==> flow/design.v <==
module abs_difference
#(parameter WIDTH = 8)
(ori, can, abs);
	input [WIDTH-1:0] ori, can;
	wire signed[WIDTH:0] neg1, neg2;
	output  [WIDTH-1:0] abs;
	assign neg1 = ori - can;
	assign neg2 = can - ori;
	assign abs = (neg1 < 0)? neg2[7:0] : neg1[7:0];
endmodule	
module SAD_4x8
#(parameter WIDTH = 8)
(
	input clk, rst, en,
	input [WIDTH-1:0]
		ori_0,
		ori_1,
		ori_2,
		ori_3,
		ori_4,
		ori_5,
		ori_6,
		ori_7,
		ori_8,
		ori_9,
		ori_10,
		ori_11,
		ori_12,
		ori_13,
		ori_14,
		ori_15,
		ori_16,
		ori_17,
		ori_18,
		ori_19,
		ori_20,
		ori_21,
		ori_22,
		ori_23,
		ori_24,
		ori_25,
		ori_26,
		ori_27,
		ori_28,
		ori_29,
		ori_30,
		ori_31,
		can_0,
		can_1,
		can_2,
		can_3,
		can_4,
		can_5,
		can_6,
		can_7,
		can_8,
		can_9,
		can_10,
		can_11,
		can_12,
		can_13,
		can_14,
		can_15,
		can_16,
		can_17,
		can_18,
		can_19,
		can_20,
		can_21,
		can_22,
		can_23,
		can_24,
		can_25,
		can_26,
		can_27,
		can_28,
		can_29,
		can_30,
		can_31,
	output [WIDTH+4:0] out_sad
 );
	reg [WIDTH-1:0] reg_ori_0,
					reg_ori_1,
					reg_ori_2,
					reg_ori_3,
					reg_ori_4,
					reg_ori_5,
					reg_ori_6,
					reg_ori_7,
					reg_ori_8,
					reg_ori_9,
					reg_ori_10,
					reg_ori_11,
					reg_ori_12,
					reg_ori_13,
					reg_ori_14,
					reg_ori_15,
					reg_ori_16,
					reg_ori_17,
					reg_ori_18,
					reg_ori_19,
					reg_ori_20,
					reg_ori_21,
					reg_ori_22,
					reg_ori_23,
					reg_ori_24,
					reg_ori_25,
					reg_ori_26,
					reg_ori_27,
					reg_ori_28,
					reg_ori_29,
					reg_ori_30,
					reg_ori_31,
					reg_can_0,
					reg_can_1,
					reg_can_2,
					reg_can_3,
					reg_can_4,
					reg_can_5,
					reg_can_6,
					reg_can_7,
					reg_can_8,
					reg_can_9,
					reg_can_10,
					reg_can_11,
					reg_can_12,
					reg_can_13,
					reg_can_14,
					reg_can_15,
					reg_can_16,
					reg_can_17,
					reg_can_18,
					reg_can_19,
					reg_can_20,
					reg_can_21,
					reg_can_22,
					reg_can_23,
					reg_can_24,
					reg_can_25,
					reg_can_26,
					reg_can_27,
					reg_can_28,
					reg_can_29,
					reg_can_30,
					reg_can_31;
	reg [WIDTH+1:0] reg_sum_0,
					reg_sum_1,
					reg_sum_2,
					reg_sum_3,
					reg_sum_4,
					reg_sum_5,
					reg_sum_6,
					reg_sum_7;
	reg [WIDTH+4:0] reg_total_sum;
	reg reg_en;
	wire [WIDTH+1:0] sum_0,
					 sum_1,
					 sum_2,
					 sum_3,
					 sum_4,
					 sum_5,
					 sum_6,
					 sum_7;
	wire [WIDTH-1:0] abs_diff_0,
					 abs_diff_1,
					 abs_diff_2,
					 abs_diff_3,
					 abs_diff_4,
					 abs_diff_5,
					 abs_diff_6,
					 abs_diff_7,
					 abs_diff_8,
					 abs_diff_9,
		 			 abs_diff_10,
		 			 abs_diff_11,
		 			 abs_diff_12,
		 			 abs_diff_13,
					 abs_diff_14,
					 abs_diff_15,
					 abs_diff_16,
					 abs_diff_17,
					 abs_diff_18,
					 abs_diff_19,
					 abs_diff_20,
					 abs_diff_21,
					 abs_diff_22,
					 abs_diff_23,
					 abs_diff_24,
					 abs_diff_25,
					 abs_diff_26,
					 abs_diff_27,
					 abs_diff_28,
					 abs_diff_29,
					 abs_diff_30,
					 abs_diff_31;
	always @(posedge clk)
	begin
		if(rst)
		begin
			reg_ori_0 <= 0;
			reg_ori_1 <= 0;
			reg_ori_2 <= 0;
			reg_ori_3 <= 0;
			reg_ori_4 <= 0;
			reg_ori_5 <= 0;
			reg_ori_6 <= 0;
			reg_ori_7 <= 0;
			reg_ori_8 <= 0;
			reg_ori_9 <= 0;
			reg_ori_10 <= 0;
			reg_ori_11 <= 0;
			reg_ori_12 <= 0;
			reg_ori_13 <= 0;
			reg_ori_14 <= 0;
			reg_ori_15 <= 0;
			reg_ori_16 <= 0;
			reg_ori_17 <= 0;
			reg_ori_18 <= 0;
			reg_ori_19 <= 0;
			reg_ori_20 <= 0;
			reg_ori_21 <= 0;
			reg_ori_22 <= 0;
			reg_ori_23 <= 0;
			reg_ori_24 <= 0;
			reg_ori_25 <= 0;
			reg_ori_26 <= 0;
			reg_ori_27 <= 0;
			reg_ori_28 <= 0;
			reg_ori_29 <= 0;
			reg_ori_30 <= 0;
			reg_ori_31 <= 0;
			reg_can_0 <= 0;
			reg_can_1 <= 0;
			reg_can_2 <= 0;
			reg_can_3 <= 0;
			reg_can_4 <= 0;
			reg_can_5 <= 0;
			reg_can_6 <= 0;
			reg_can_7 <= 0;
			reg_can_8 <= 0;
			reg_can_9 <= 0;
			reg_can_10 <= 0;
			reg_can_11 <= 0;
			reg_can_12 <= 0;
			reg_can_13 <= 0;
			reg_can_14 <= 0;
			reg_can_15 <= 0;
			reg_can_16 <= 0;
			reg_can_17 <= 0;
			reg_can_18 <= 0;
			reg_can_19 <= 0;
			reg_can_20 <= 0;
			reg_can_21 <= 0;
			reg_can_22 <= 0;
			reg_can_23 <= 0;
			reg_can_24 <= 0;
			reg_can_25 <= 0;
			reg_can_26 <= 0;
			reg_can_27 <= 0;
			reg_can_28 <= 0;
			reg_can_29 <= 0;
			reg_can_30 <= 0;
			reg_can_31 <= 0;
			reg_en <= 0;			
		end
		else
		begin
			if(en)
			begin
				reg_ori_0 <= ori_0;
				reg_ori_1 <= ori_1;
				reg_ori_2 <= ori_2;
				reg_ori_3 <= ori_3;
				reg_ori_4 <= ori_4;
				reg_ori_5 <= ori_5;
				reg_ori_6 <= ori_6;
				reg_ori_7 <= ori_7;
				reg_ori_8 <= ori_8;
				reg_ori_9 <= ori_9;
				reg_ori_10 <= ori_10;
				reg_ori_11 <= ori_11;
				reg_ori_12 <= ori_12;
				reg_ori_13 <= ori_13;
				reg_ori_14 <= ori_14;
				reg_ori_15 <= ori_15;
				reg_ori_16 <= ori_16;
				reg_ori_17 <= ori_17;
				reg_ori_18 <= ori_18;
				reg_ori_19 <= ori_19;
				reg_ori_20 <= ori_20;
				reg_ori_21 <= ori_21;
				reg_ori_22 <= ori_22;
				reg_ori_23 <= ori_23;
				reg_ori_24 <= ori_24;
				reg_ori_25 <= ori_25;
				reg_ori_26 <= ori_26;
				reg_ori_27 <= ori_27;
				reg_ori_28 <= ori_28;
				reg_ori_29 <= ori_29;
				reg_ori_30 <= ori_30;
				reg_ori_31 <= ori_31;
				reg_can_0 <= can_0;
				reg_can_1 <= can_1;
				reg_can_2 <= can_2;
				reg_can_3 <= can_3;
				reg_can_4 <= can_4;
				reg_can_5 <= can_5;
				reg_can_6 <= can_6;
				reg_can_7 <= can_7;
				reg_can_8 <= can_8;
				reg_can_9 <= can_9;
				reg_can_10 <= can_10;
				reg_can_11 <= can_11;
				reg_can_12 <= can_12;
				reg_can_13 <= can_13;
				reg_can_14 <= can_14;
				reg_can_15 <= can_15;
				reg_can_16 <= can_16;
				reg_can_17 <= can_17;
				reg_can_18 <= can_18;
				reg_can_19 <= can_19;
				reg_can_20 <= can_20;
				reg_can_21 <= can_21;
				reg_can_22 <= can_22;
				reg_can_23 <= can_23;
				reg_can_24 <= can_24;
				reg_can_25 <= can_25;
				reg_can_26 <= can_26;
				reg_can_27 <= can_27;
				reg_can_28 <= can_28;
				reg_can_29 <= can_29;
				reg_can_30 <= can_30;
				reg_can_31 <= can_31;
			end
			reg_en <= en;
		end
	end
	abs_difference #(WIDTH) b_abs_diff_0 (reg_ori_0, reg_can_0, abs_diff_0);
	abs_difference #(WIDTH) b_abs_diff_1 (reg_ori_1, reg_can_1, abs_diff_1);
	abs_difference #(WIDTH) b_abs_diff_2 (reg_ori_2, reg_can_2, abs_diff_2);
	abs_difference #(WIDTH) b_abs_diff_3 (reg_ori_3, reg_can_3, abs_diff_3);
	abs_difference #(WIDTH) b_abs_diff_4 (reg_ori_4, reg_can_4, abs_diff_4);
	abs_difference #(WIDTH) b_abs_diff_5 (reg_ori_5, reg_can_5, abs_diff_5);
	abs_difference #(WIDTH) b_abs_diff_6 (reg_ori_6, reg_can_6, abs_diff_6);
	abs_difference #(WIDTH) b_abs_diff_7 (reg_ori_7, reg_can_7, abs_diff_7);
	abs_difference #(WIDTH) b_abs_diff_8 (reg_ori_8, reg_can_8, abs_diff_8);
	abs_difference #(WIDTH) b_abs_diff_9 (reg_ori_9, reg_can_9, abs_diff_9);
	abs_difference #(WIDTH) b_abs_diff_10 (reg_ori_10, reg_can_10, abs_diff_10);
	abs_difference #(WIDTH) b_abs_diff_11 (reg_ori_11, reg_can_11, abs_diff_11);
	abs_difference #(WIDTH) b_abs_diff_12 (reg_ori_12, reg_can_12, abs_diff_12);
	abs_difference #(WIDTH) b_abs_diff_13 (reg_ori_13, reg_can_13, abs_diff_13);
	abs_difference #(WIDTH) b_abs_diff_14 (reg_ori_14, reg_can_14, abs_diff_14);
	abs_difference #(WIDTH) b_abs_diff_15 (reg_ori_15, reg_can_15, abs_diff_15);
	abs_difference #(WIDTH) b_abs_diff_16 (reg_ori_16, reg_can_16, abs_diff_16);
	abs_difference #(WIDTH) b_abs_diff_17 (reg_ori_17, reg_can_17, abs_diff_17);
	abs_difference #(WIDTH) b_abs_diff_18 (reg_ori_18, reg_can_18, abs_diff_18);
	abs_difference #(WIDTH) b_abs_diff_19 (reg_ori_19, reg_can_19, abs_diff_19);
	abs_difference #(WIDTH) b_abs_diff_20 (reg_ori_20, reg_can_20, abs_diff_20);
	abs_difference #(WIDTH) b_abs_diff_21 (reg_ori_21, reg_can_21, abs_diff_21);
	abs_difference #(WIDTH) b_abs_diff_22 (reg_ori_22, reg_can_22, abs_diff_22);
	abs_difference #(WIDTH) b_abs_diff_23 (reg_ori_23, reg_can_23, abs_diff_23);
	abs_difference #(WIDTH) b_abs_diff_24 (reg_ori_24, reg_can_24, abs_diff_24);
	abs_difference #(WIDTH) b_abs_diff_25 (reg_ori_25, reg_can_25, abs_diff_25);
	abs_difference #(WIDTH) b_abs_diff_26 (reg_ori_26, reg_can_26, abs_diff_26);
	abs_difference #(WIDTH) b_abs_diff_27 (reg_ori_27, reg_can_27, abs_diff_27);
	abs_difference #(WIDTH) b_abs_diff_28 (reg_ori_28, reg_can_28, abs_diff_28);
	abs_difference #(WIDTH) b_abs_diff_29 (reg_ori_29, reg_can_29, abs_diff_29);
	abs_difference #(WIDTH) b_abs_diff_30 (reg_ori_30, reg_can_30, abs_diff_30);
	abs_difference #(WIDTH) b_abs_diff_31 (reg_ori_31, reg_can_31, abs_diff_31);
	assign sum_0 = abs_diff_0 +
				   abs_diff_1 +
				   abs_diff_2 +
				   abs_diff_3;
	assign sum_1 = abs_diff_4 +
				   abs_diff_5 +
				   abs_diff_6 +
				   abs_diff_7;
	assign sum_2 = abs_diff_8 +
				   abs_diff_9 +
				   abs_diff_10 +
				   abs_diff_11;
    assign sum_3 = abs_diff_12 +
				   abs_diff_13 +
				   abs_diff_14 +
				   abs_diff_15;
	assign sum_4 = abs_diff_16 +
				   abs_diff_17 +
				   abs_diff_18 +
				   abs_diff_19;
	assign sum_5 = abs_diff_20 +
				   abs_diff_21 +
				   abs_diff_22 +
				   abs_diff_23;
	assign sum_6 = abs_diff_24 +
				   abs_diff_25 +
				   abs_diff_26 +
				   abs_diff_27;
	assign sum_7 = abs_diff_28 +
				   abs_diff_29 +
				   abs_diff_30 +
				   abs_diff_31;
	always @(posedge clk)
	begin
		if(rst)
		begin
			reg_sum_0 <= 0;
			reg_sum_1 <= 0;
			reg_sum_2 <= 0;
			reg_sum_3 <= 0;
			reg_sum_4 <= 0;
			reg_sum_5 <= 0;
			reg_sum_6 <= 0;
			reg_sum_7 <= 0;
		end
		else
		begin
			reg_sum_0 <= sum_0;
			reg_sum_1 <= sum_1;
			reg_sum_2 <= sum_2;
			reg_sum_3 <= sum_3;
			reg_sum_4 <= sum_4;
			reg_sum_5 <= sum_5;
			reg_sum_6 <= sum_6;
			reg_sum_7 <= sum_7;
		end
	end
	always @(posedge clk)
	begin
		if(rst)
		begin
			reg_total_sum <= 0;
		end
		else
		begin
			if(reg_en)
				reg_total_sum <= reg_sum_0 +
								 reg_sum_1 +
								 reg_sum_2 +
								 reg_sum_3 +
								 reg_sum_4 +
								 reg_sum_5 +
								 reg_sum_6 +
								 reg_sum_7;
		end
	end
	assign out_sad = reg_total_sum;
endmodule
module control
(
	input  clk, rst, init, finish, ack,
 	output en, done, rst_sad
);
	reg [3:0] state;
	reg reg_en, reg_done, reg_rst_sad;
	parameter INIT = 0, CALC = 1, WAIT = 2, DONE = 3;
	always @(state)
	begin
		case(state)
			INIT:
			begin
				reg_rst_sad = 1;
				reg_done = 0;
				reg_en = 0;
			end
			CALC:
			begin
				reg_rst_sad = 0;
				reg_done = 0;
				reg_en = 1;
			end
			WAIT:
			begin
				reg_rst_sad = 0;
				reg_done = 0;
				reg_en = 1;
			end
			DONE:
			begin
				reg_rst_sad = 0;
				reg_done = 1;
				reg_en = 0;
			end
			default:
			begin
				reg_rst_sad = 1;
				reg_done = 0;
				reg_en = 0;
			end
		endcase
	end
	always @(posedge clk or posedge rst)
	begin
		if(rst)
			state <= INIT;
		else
		begin
			case(state)
				INIT:
				begin
					if(init)
						state <= CALC;
					else
						state <= INIT;
				end
				CALC:
				begin
					if(init)
						state <= CALC;
					else
						state <= WAIT;
				end
				WAIT:
				begin
					if(finish)
						state <= DONE;
					else
						state <= WAIT;
				end
				DONE:
				begin
					if(ack)
						state <= INIT;
					else
						state <= DONE;
				end
			endcase
		end
	end
	assign rst_sad = reg_rst_sad;
	assign en = reg_en;
	assign done = reg_done;
endmodule
module top_level
#(parameter WIDTH = 8)
(
	input clk, rst, init, finish, ack,
	input [WIDTH-1:0]
		ori_0,
		ori_1,
		ori_2,
		ori_3,
		ori_4,
		ori_5,
		ori_6,
		ori_7,
		ori_8,
		ori_9,
		ori_10,
		ori_11,
		ori_12,
		ori_13,
		ori_14,
		ori_15,
		ori_16,
		ori_17,
		ori_18,
		ori_19,
		ori_20,
		ori_21,
		ori_22,
		ori_23,
		ori_24,
		ori_25,
		ori_26,
		ori_27,
		ori_28,
		ori_29,
		ori_30,
		ori_31,
		can_0,
		can_1,
		can_2,
		can_3,
		can_4,
		can_5,
		can_6,
		can_7,
		can_8,
		can_9,
		can_10,
		can_11,
		can_12,
		can_13,
		can_14,
		can_15,
		can_16,
		can_17,
		can_18,
		can_19,
		can_20,
		can_21,
		can_22,
		can_23,
		can_24,
		can_25,
		can_26,
		can_27,
		can_28,
		can_29,
		can_30,
		can_31,
	output done,
	output [WIDTH+4:0] out_sad
	);
	reg [WIDTH-1:0] reg_ori_0,
					reg_ori_1,
					reg_ori_2,
					reg_ori_3,
					reg_ori_4,
					reg_ori_5,
					reg_ori_6,
					reg_ori_7,
					reg_ori_8,
					reg_ori_9,
					reg_ori_10,
					reg_ori_11,
					reg_ori_12,
					reg_ori_13,
					reg_ori_14,
					reg_ori_15,
					reg_ori_16,
					reg_ori_17,
					reg_ori_18,
					reg_ori_19,
					reg_ori_20,
					reg_ori_21,
					reg_ori_22,
					reg_ori_23,
					reg_ori_24,
					reg_ori_25,
					reg_ori_26,
					reg_ori_27,
					reg_ori_28,
					reg_ori_29,
					reg_ori_30,
					reg_ori_31,
					reg_can_0,
					reg_can_1,
					reg_can_2,
					reg_can_3,
					reg_can_4,
					reg_can_5,
					reg_can_6,
					reg_can_7,
					reg_can_8,
					reg_can_9,
					reg_can_10,
					reg_can_11,
					reg_can_12,
					reg_can_13,
					reg_can_14,
					reg_can_15,
					reg_can_16,
					reg_can_17,
					reg_can_18,
					reg_can_19,
					reg_can_20,
					reg_can_21,
					reg_can_22,
					reg_can_23,
					reg_can_24,
					reg_can_25,
					reg_can_26,
					reg_can_27,
					reg_can_28,
					reg_can_29,
					reg_can_30,
					reg_can_31;
	wire rst_regs, en;
	control b_control(
		.clk(clk),
		.rst(rst),
		.init(init),
		.finish(finish),
		.ack(ack),
		.en(en),
		.done(done),
		.rst_sad(rst_regs)
		);
	SAD_4x8 b_SAD_4x8(
		.clk(clk),
		.rst(rst_regs),
		.en(en),
		.ori_0(ori_0),
		.ori_1(ori_1),
		.ori_2(ori_2),
		.ori_3(ori_3),
		.ori_4(ori_4),
		.ori_5(ori_5),
		.ori_6(ori_6),
		.ori_7(ori_7),
		.ori_8(ori_8),
		.ori_9(ori_9),
		.ori_10(ori_10),
		.ori_11(ori_11),
		.ori_12(ori_12),
		.ori_13(ori_13),
		.ori_14(ori_14),
		.ori_15(ori_15),
		.ori_16(ori_16),
		.ori_17(ori_17),
		.ori_18(ori_18),
		.ori_19(ori_19),
		.ori_20(ori_20),
		.ori_21(ori_21),
		.ori_22(ori_22),
		.ori_23(ori_23),
		.ori_24(ori_24),
		.ori_25(ori_25),
		.ori_26(ori_26),
		.ori_27(ori_27),
		.ori_28(ori_28),
		.ori_29(ori_29),
		.ori_30(ori_30),
		.ori_31(ori_31),
		.can_0(can_0),
		.can_1(can_1),
		.can_2(can_2),
		.can_3(can_3),
		.can_4(can_4),
		.can_5(can_5),
		.can_6(can_6),
		.can_7(can_7),
		.can_8(can_8),
		.can_9(can_9),
		.can_10(can_10),
		.can_11(can_11),
		.can_12(can_12),
		.can_13(can_13),
		.can_14(can_14),
		.can_15(can_15),
		.can_16(can_16),
		.can_17(can_17),
		.can_18(can_18),
		.can_19(can_19),
		.can_20(can_20),
		.can_21(can_21),
		.can_22(can_22),
		.can_23(can_23),
		.can_24(can_24),
		.can_25(can_25),
		.can_26(can_26),
		.can_27(can_27),
		.can_28(can_28),
		.can_29(can_29),
		.can_30(can_30),
		.can_31(can_31),
		.out_sad(out_sad)
		);
endmodule
Reports on top_level
What the tools print for top_level, step after step. Lines are those of the file above, counted from 1. Operators carry their Yosys type and port widths (W data, S select, Z words). Not given: n/a

Design top: top_level. Clock port: clk. Library: sky130hd. Library corner: tt_025C_1v80.

Word level
Source: Yosys, flattened and elaborated, memories not mapped. Widths are those after wreduce. Registers that Yosys merges into a memory's read port (data or address) are not register bits. Print and check cells do not count. Equal cells are merged and count once.

The entry for register bits after elaboration reads 610. Under bits of input ports stands 517. Output and inout port bits: 14. Under cells after elaboration stands 248.

The figure for add/subtract/negate cells is 95. The entry for magnitude comparators reads 32. The entry for equal/unequal tests reads 3. Under muxes and demuxes stands 39. Reductions and logical operators: 4.

Operators by type and width (number): $sub A8 B8 Y9 (32); $lt A9 B1 Y1 const B (32); $sub A8 B8 Y8 (32); $mux W8 (32); $add A10 B8 Y10 (16); $add A13 B10 Y13 (6); $add A8 B8 Y9 (8); $pmux W4 S4 (1); $add A10 B10 Y11 (1); $eq A4 B2 Y1 const B (2); $eq A4 B1 Y1 const B (1); $logic_not A4 Y1 (1); $reduce_bool A4 Y1 (1); $mux W2 (2); $mux W1 (4); $reduce_or A3 Y1 (1); $reduce_or A2 Y1 (1).

Logic depth
Depth = most cells in a row (Yosys ltp): at word level without a register or memory, in the mapped netlist without a sequential cell, where the memories' decode and read muxes count.

For word-level depth the number is 7. The figure for ABC_AREA is 1. The figure for mapped depth is 30. For depth with buffers taken out the number is 30.

Synthesis result
Source: synth_stat.txt of the flow (Yosys; design flattened, memories mapped). It holds for the ABC_AREA given above (unset counts as 0); a run with the other value may have another netlist.

Cells by type: sky130_fd_sc_hd__dfxtp_1 (number 606, total area 1.21E+04 µm²); sky130_fd_sc_hd__ha_1 (number 635, total area 7945.12 µm²); sky130_fd_sc_hd__inv_1 (number 1827, total area 6.86E+03 µm²); sky130_fd_sc_hd__nand2_1 (number 1701, total area 6.38E+03 µm²); sky130_fd_sc_hd__o21ai_0 (number 1098, total area 5495.27 µm²); sky130_fd_sc_hd__fa_1 (number 193, total area 3.86E+03 µm²); sky130_fd_sc_hd__xor2_1 (number 271, total area 2.37E+03 µm²); sky130_fd_sc_hd__a21oi_1 (number 412, total area 2.06E+03 µm²); sky130_fd_sc_hd__nand3_1 (number 380, total area 1.9E+03 µm²); sky130_fd_sc_hd__nor2_1 (number 318, total area 1.19E+03 µm²); sky130_fd_sc_hd__buf_2 (number 179, total area 895.859 µm²); sky130_fd_sc_hd__nand4_1 (number 75, total area 469.2 µm²); sky130_fd_sc_hd__o211ai_1 (number 60, total area 450.432 µm²); sky130_fd_sc_hd__o21ai_1 (number 88, total area 440.422 µm²); sky130_fd_sc_hd__a21oi_2 (number 35, total area 306.544 µm²); sky130_fd_sc_hd__xnor2_1 (number 35, total area 306.544 µm²); sky130_fd_sc_hd__o21a_1 (number 35, total area 262.752 µm²); sky130_fd_sc_hd__o211ai_2 (number 19, total area 237.728 µm²).

Not listed: further types 23, cells in them 191.

The entry for mapped cells reads 8158. For chip area (Yosys) the number is 54741.3 µm². Under sequential part of the area stands 12233.0 µm². Under flip-flop cells stands 610. For buffer cells the number is 255.

Worst setup path after synthesis
Source: OpenSTA report_checks on the synthesized netlist (no wires, ideal clock, input and output delay 20% of the period each), path of least setup slack; recovery checks are left aside. Register names are those of the netlist, which keeps one name where synthesis merged equal registers.

Path kind: reg-to-reg. Start: register b_SAD_4x8.reg_sum_1[0]. End: register b_SAD_4x8.reg_total_sum[10]. The entry for clock period reads 5.8 ns. Setup time: 0.109 ns. Under launch time at the first pin stands 0.000 ns. The entry for arrival time reads 4.380 ns. Under data required time stands 5.691 ns. The figure for slack is 1.311 ns. Under path delay stands 4.489 ns. Under stages on the path stands 24. Path buffers: 0. The entry for synthesis period reached reads 4.489 ns.

"path delay" is the arrival time less input delay plus setup time. "stages on the path" counts driving pins, that of a launching flip-flop among them; a cell with two outputs on the path counts twice. "synthesis period reached" is the clock period less the worst setup slack; recovery checks do not enter. This is arithmetic on one report: input and output delays are still those of the set period (20% each). Between the ends stands the longest chain of elaborated cells between them, by number of cells; it is not shown to be the way that was timed. Of several equally long chains one is given. A line is the first line of the expression or statement that the cell stems from. Yosys adds cells for indexed reads and writes and turns some case tables into memories.

Cells stage by stage: sky130_fd_sc_hd__dfxtp_1 -> sky130_fd_sc_hd__ha_1 -> sky130_fd_sc_hd__fa_1 -> sky130_fd_sc_hd__nand3_1 -> sky130_fd_sc_hd__nand2_1 -> sky130_fd_sc_hd__nand3_1 -> sky130_fd_sc_hd__nand2_1 -> sky130_fd_sc_hd__xor2_1 -> sky130_fd_sc_hd__inv_1 -> sky130_fd_sc_hd__fa_1 -> sky130_fd_sc_hd__inv_1 -> sky130_fd_sc_hd__fa_1 -> sky130_fd_sc_hd__fa_1 -> sky130_fd_sc_hd__fa_1 -> sky130_fd_sc_hd__inv_1 -> sky130_fd_sc_hd__ha_1 -> sky130_fd_sc_hd__nand2_1 -> sky130_fd_sc_hd__inv_1 -> sky130_fd_sc_hd__a21oi_1 -> sky130_fd_sc_hd__nand3_1 -> sky130_fd_sc_hd__nand2_1 -> sky130_fd_sc_hd__nand3_1 -> sky130_fd_sc_hd__nand2_1 -> sky130_fd_sc_hd__inv_1. For cells in the longest elaborated chain the number is 7. The entry for elaborated cells on any way between the ends reads 7. Under RTL lines with such cells stands 1. Classes of those cells: 7 x add/sub.

Ends and longest elaborated chain, after synthesis: from (decl) (RTL line 147) `reg_sum_1,`; from (assign) (RTL line 407) `reg_sum_1 <= 0;`; from (assign) (RTL line 418) `reg_sum_1 <= sum_1;`; $add A10 B10 Y11 (RTL line 436) `reg_total_sum <= reg_sum_0 +`; $add A13 B10 Y13 x6 (RTL line 436); to (assign) (RTL line 431) `reg_total_sum <= 0;`; to (assign) (RTL line 436); to (decl) (RTL line 154) `reg [WIDTH+4:0] reg_total_sum;`.

Timing after layout
From the final timing report of run 1: the path of least setup slack in the routed layout; clock arrival at registers is part of the times.

Path kind: reg-to-reg. Start: register b_SAD_4x8.reg_sum_1[0]. End: register b_SAD_4x8.reg_total_sum[9]. The entry for clock period reads 6.01 ns. Setup time: 0.09 ns. Under launch time at the first pin stands 0.69 ns. The entry for arrival time reads 5.51 ns. Under data required time stands 6.59 ns. The figure for slack is 1.07 ns. Under stages on the path stands 22. Path buffers: 0.

Between the ends stands the longest chain of elaborated cells between them, by number of cells; it is not shown to be the way that was timed. Of several equally long chains one is given.

Cells stage by stage: sky130_fd_sc_hd__dfxtp_1 -> sky130_fd_sc_hd__ha_1 -> sky130_fd_sc_hd__fa_1 -> sky130_fd_sc_hd__nand3_1 -> sky130_fd_sc_hd__nand2_1 -> sky130_fd_sc_hd__a21oi_1 -> sky130_fd_sc_hd__xor2_1 -> sky130_fd_sc_hd__fa_1 -> sky130_fd_sc_hd__inv_1 -> sky130_fd_sc_hd__fa_1 -> sky130_fd_sc_hd__fa_1 -> sky130_fd_sc_hd__fa_1 -> sky130_fd_sc_hd__inv_1 -> sky130_fd_sc_hd__ha_1 -> sky130_fd_sc_hd__a21oi_1 -> sky130_fd_sc_hd__inv_1 -> sky130_fd_sc_hd__a21oi_1 -> sky130_fd_sc_hd__nand2_1 -> sky130_fd_sc_hd__nand2_1 -> sky130_fd_sc_hd__nand3_1 -> sky130_fd_sc_hd__nand2_1 -> sky130_fd_sc_hd__inv_1. For cells in the longest elaborated chain the number is 7. The entry for elaborated cells on any way between the ends reads 7. Under RTL lines with such cells stands 1. Classes of those cells: 7 x add/sub.

Ends and longest elaborated chain, after layout: from (decl) (RTL line 147) `reg_sum_1,`; from (assign) (RTL line 407) `reg_sum_1 <= 0;`; from (assign) (RTL line 418) `reg_sum_1 <= sum_1;`; $add A10 B10 Y11 (RTL line 436) `reg_total_sum <= reg_sum_0 +`; $add A13 B10 Y13 x6 (RTL line 436); to (assign) (RTL line 431) `reg_total_sum <= 0;`; to (assign) (RTL line 436); to (decl) (RTL line 154) `reg [WIDTH+4:0] reg_total_sum;`.

Wiki page: top_level / flow data

4 stored runs of top_level in the flow (synthesis by Yosys, layout by OpenROAD, sky130hd cells), in arbitrary order. Constraints: input delay and output delay 20% of the set period each, output load 0.01 pF. "period achieved" = clock period - worst setup slack. The figure is calculated, with input and output delays left at 20% of the set period. "worst path time" = time allowed to the worst setup path (clock period - input delay - output delay, where it has them) - its slack; a late launch clock adds to it, a late capture clock takes from it.

Run 1 has these settings: ABC_AREA 1; CAP_MARGIN 15; CELL_PAD_IN_SITES_GLOBAL_PLACEMENT 2; CORE_ASPECT_RATIO 1.47; CORE_MARGIN 9; CORE_UTILIZATION 37; CTS_CLUSTER_DIAMETER 172; HOLD_SLACK_MARGIN 0.09; PLACE_DENSITY 0.42; SLEW_MARGIN 35; period_ns 6.01. The setup slack of the worst path stands at 1.075 ns. The standard-cell area after layout stands at 63,972.6 µm². The full die area is 162,378.0 µm². For the cell area after synthesis the run shows 54,741.3 µm². The worst hold slack after layout is 0.484 ns. The post-layout utilization stands at 43.7%. The period achieved stands at 4.935 ns. For the final setup TNS the run shows 0.000 ns. The worst path time comes to 4.94 ns. Worst setup path kind: reg-to-reg.

Run 2 has these settings: ABC_AREA 1; CAP_MARGIN 15; CELL_PAD_IN_SITES_DETAIL_PLACEMENT 2; CELL_PAD_IN_SITES_GLOBAL_PLACEMENT 2; CORE_ASPECT_RATIO 1.47; CORE_MARGIN 10; CORE_UTILIZATION 37; CTS_CLUSTER_DIAMETER 172; GPL_ROUTABILITY_DRIVEN 1; HOLD_SLACK_MARGIN 0.09; MAX_ROUTING_LAYER met4; PLACE_DENSITY_LB_ADDON 0.27; SETUP_SLACK_MARGIN 1.19; SLEW_MARGIN 35; TNS_END_PERCENT 60; period_ns 6.38. The setup slack of the worst path stands at 1.524 ns. The standard-cell area after layout stands at 64,403.0 µm². The full die area is 164,021.0 µm². For the cell area after synthesis the run shows 54,741.3 µm². The worst hold slack after layout is 0.501 ns. The post-layout utilization stands at 43.7%. The period achieved stands at 4.856 ns. For the final setup TNS the run shows 0.000 ns. The worst path time comes to 4.86 ns. Worst setup path kind: reg-to-reg.

Run 3 has these settings: ABC_AREA 0; CORE_MARGIN 10; CORE_UTILIZATION 65; PLACE_DENSITY_LB_ADDON 0.29; TNS_END_PERCENT 65; period_ns 3.49; CAP_MARGIN 20; SLEW_MARGIN 20. Outcome: unfinished; error GRT-0116 in routing.

Run 4 has these settings: CORE_UTILIZATION 40; period_ns 5.61; CAP_MARGIN 20; CORE_MARGIN 2; SLEW_MARGIN 20. The setup slack of the worst path stands at 0.172 ns. The standard-cell area after layout stands at 60,083.9 µm². The full die area is 129,589.0 µm². For the cell area after synthesis the run shows 50,689.9 µm². The worst hold slack after layout is 0.468 ns. The post-layout utilization stands at 47.8%. The period achieved stands at 5.438 ns. For the final setup TNS the run shows 0.000 ns. The worst path time comes to 5.44 ns. Worst setup path kind: reg-to-reg.
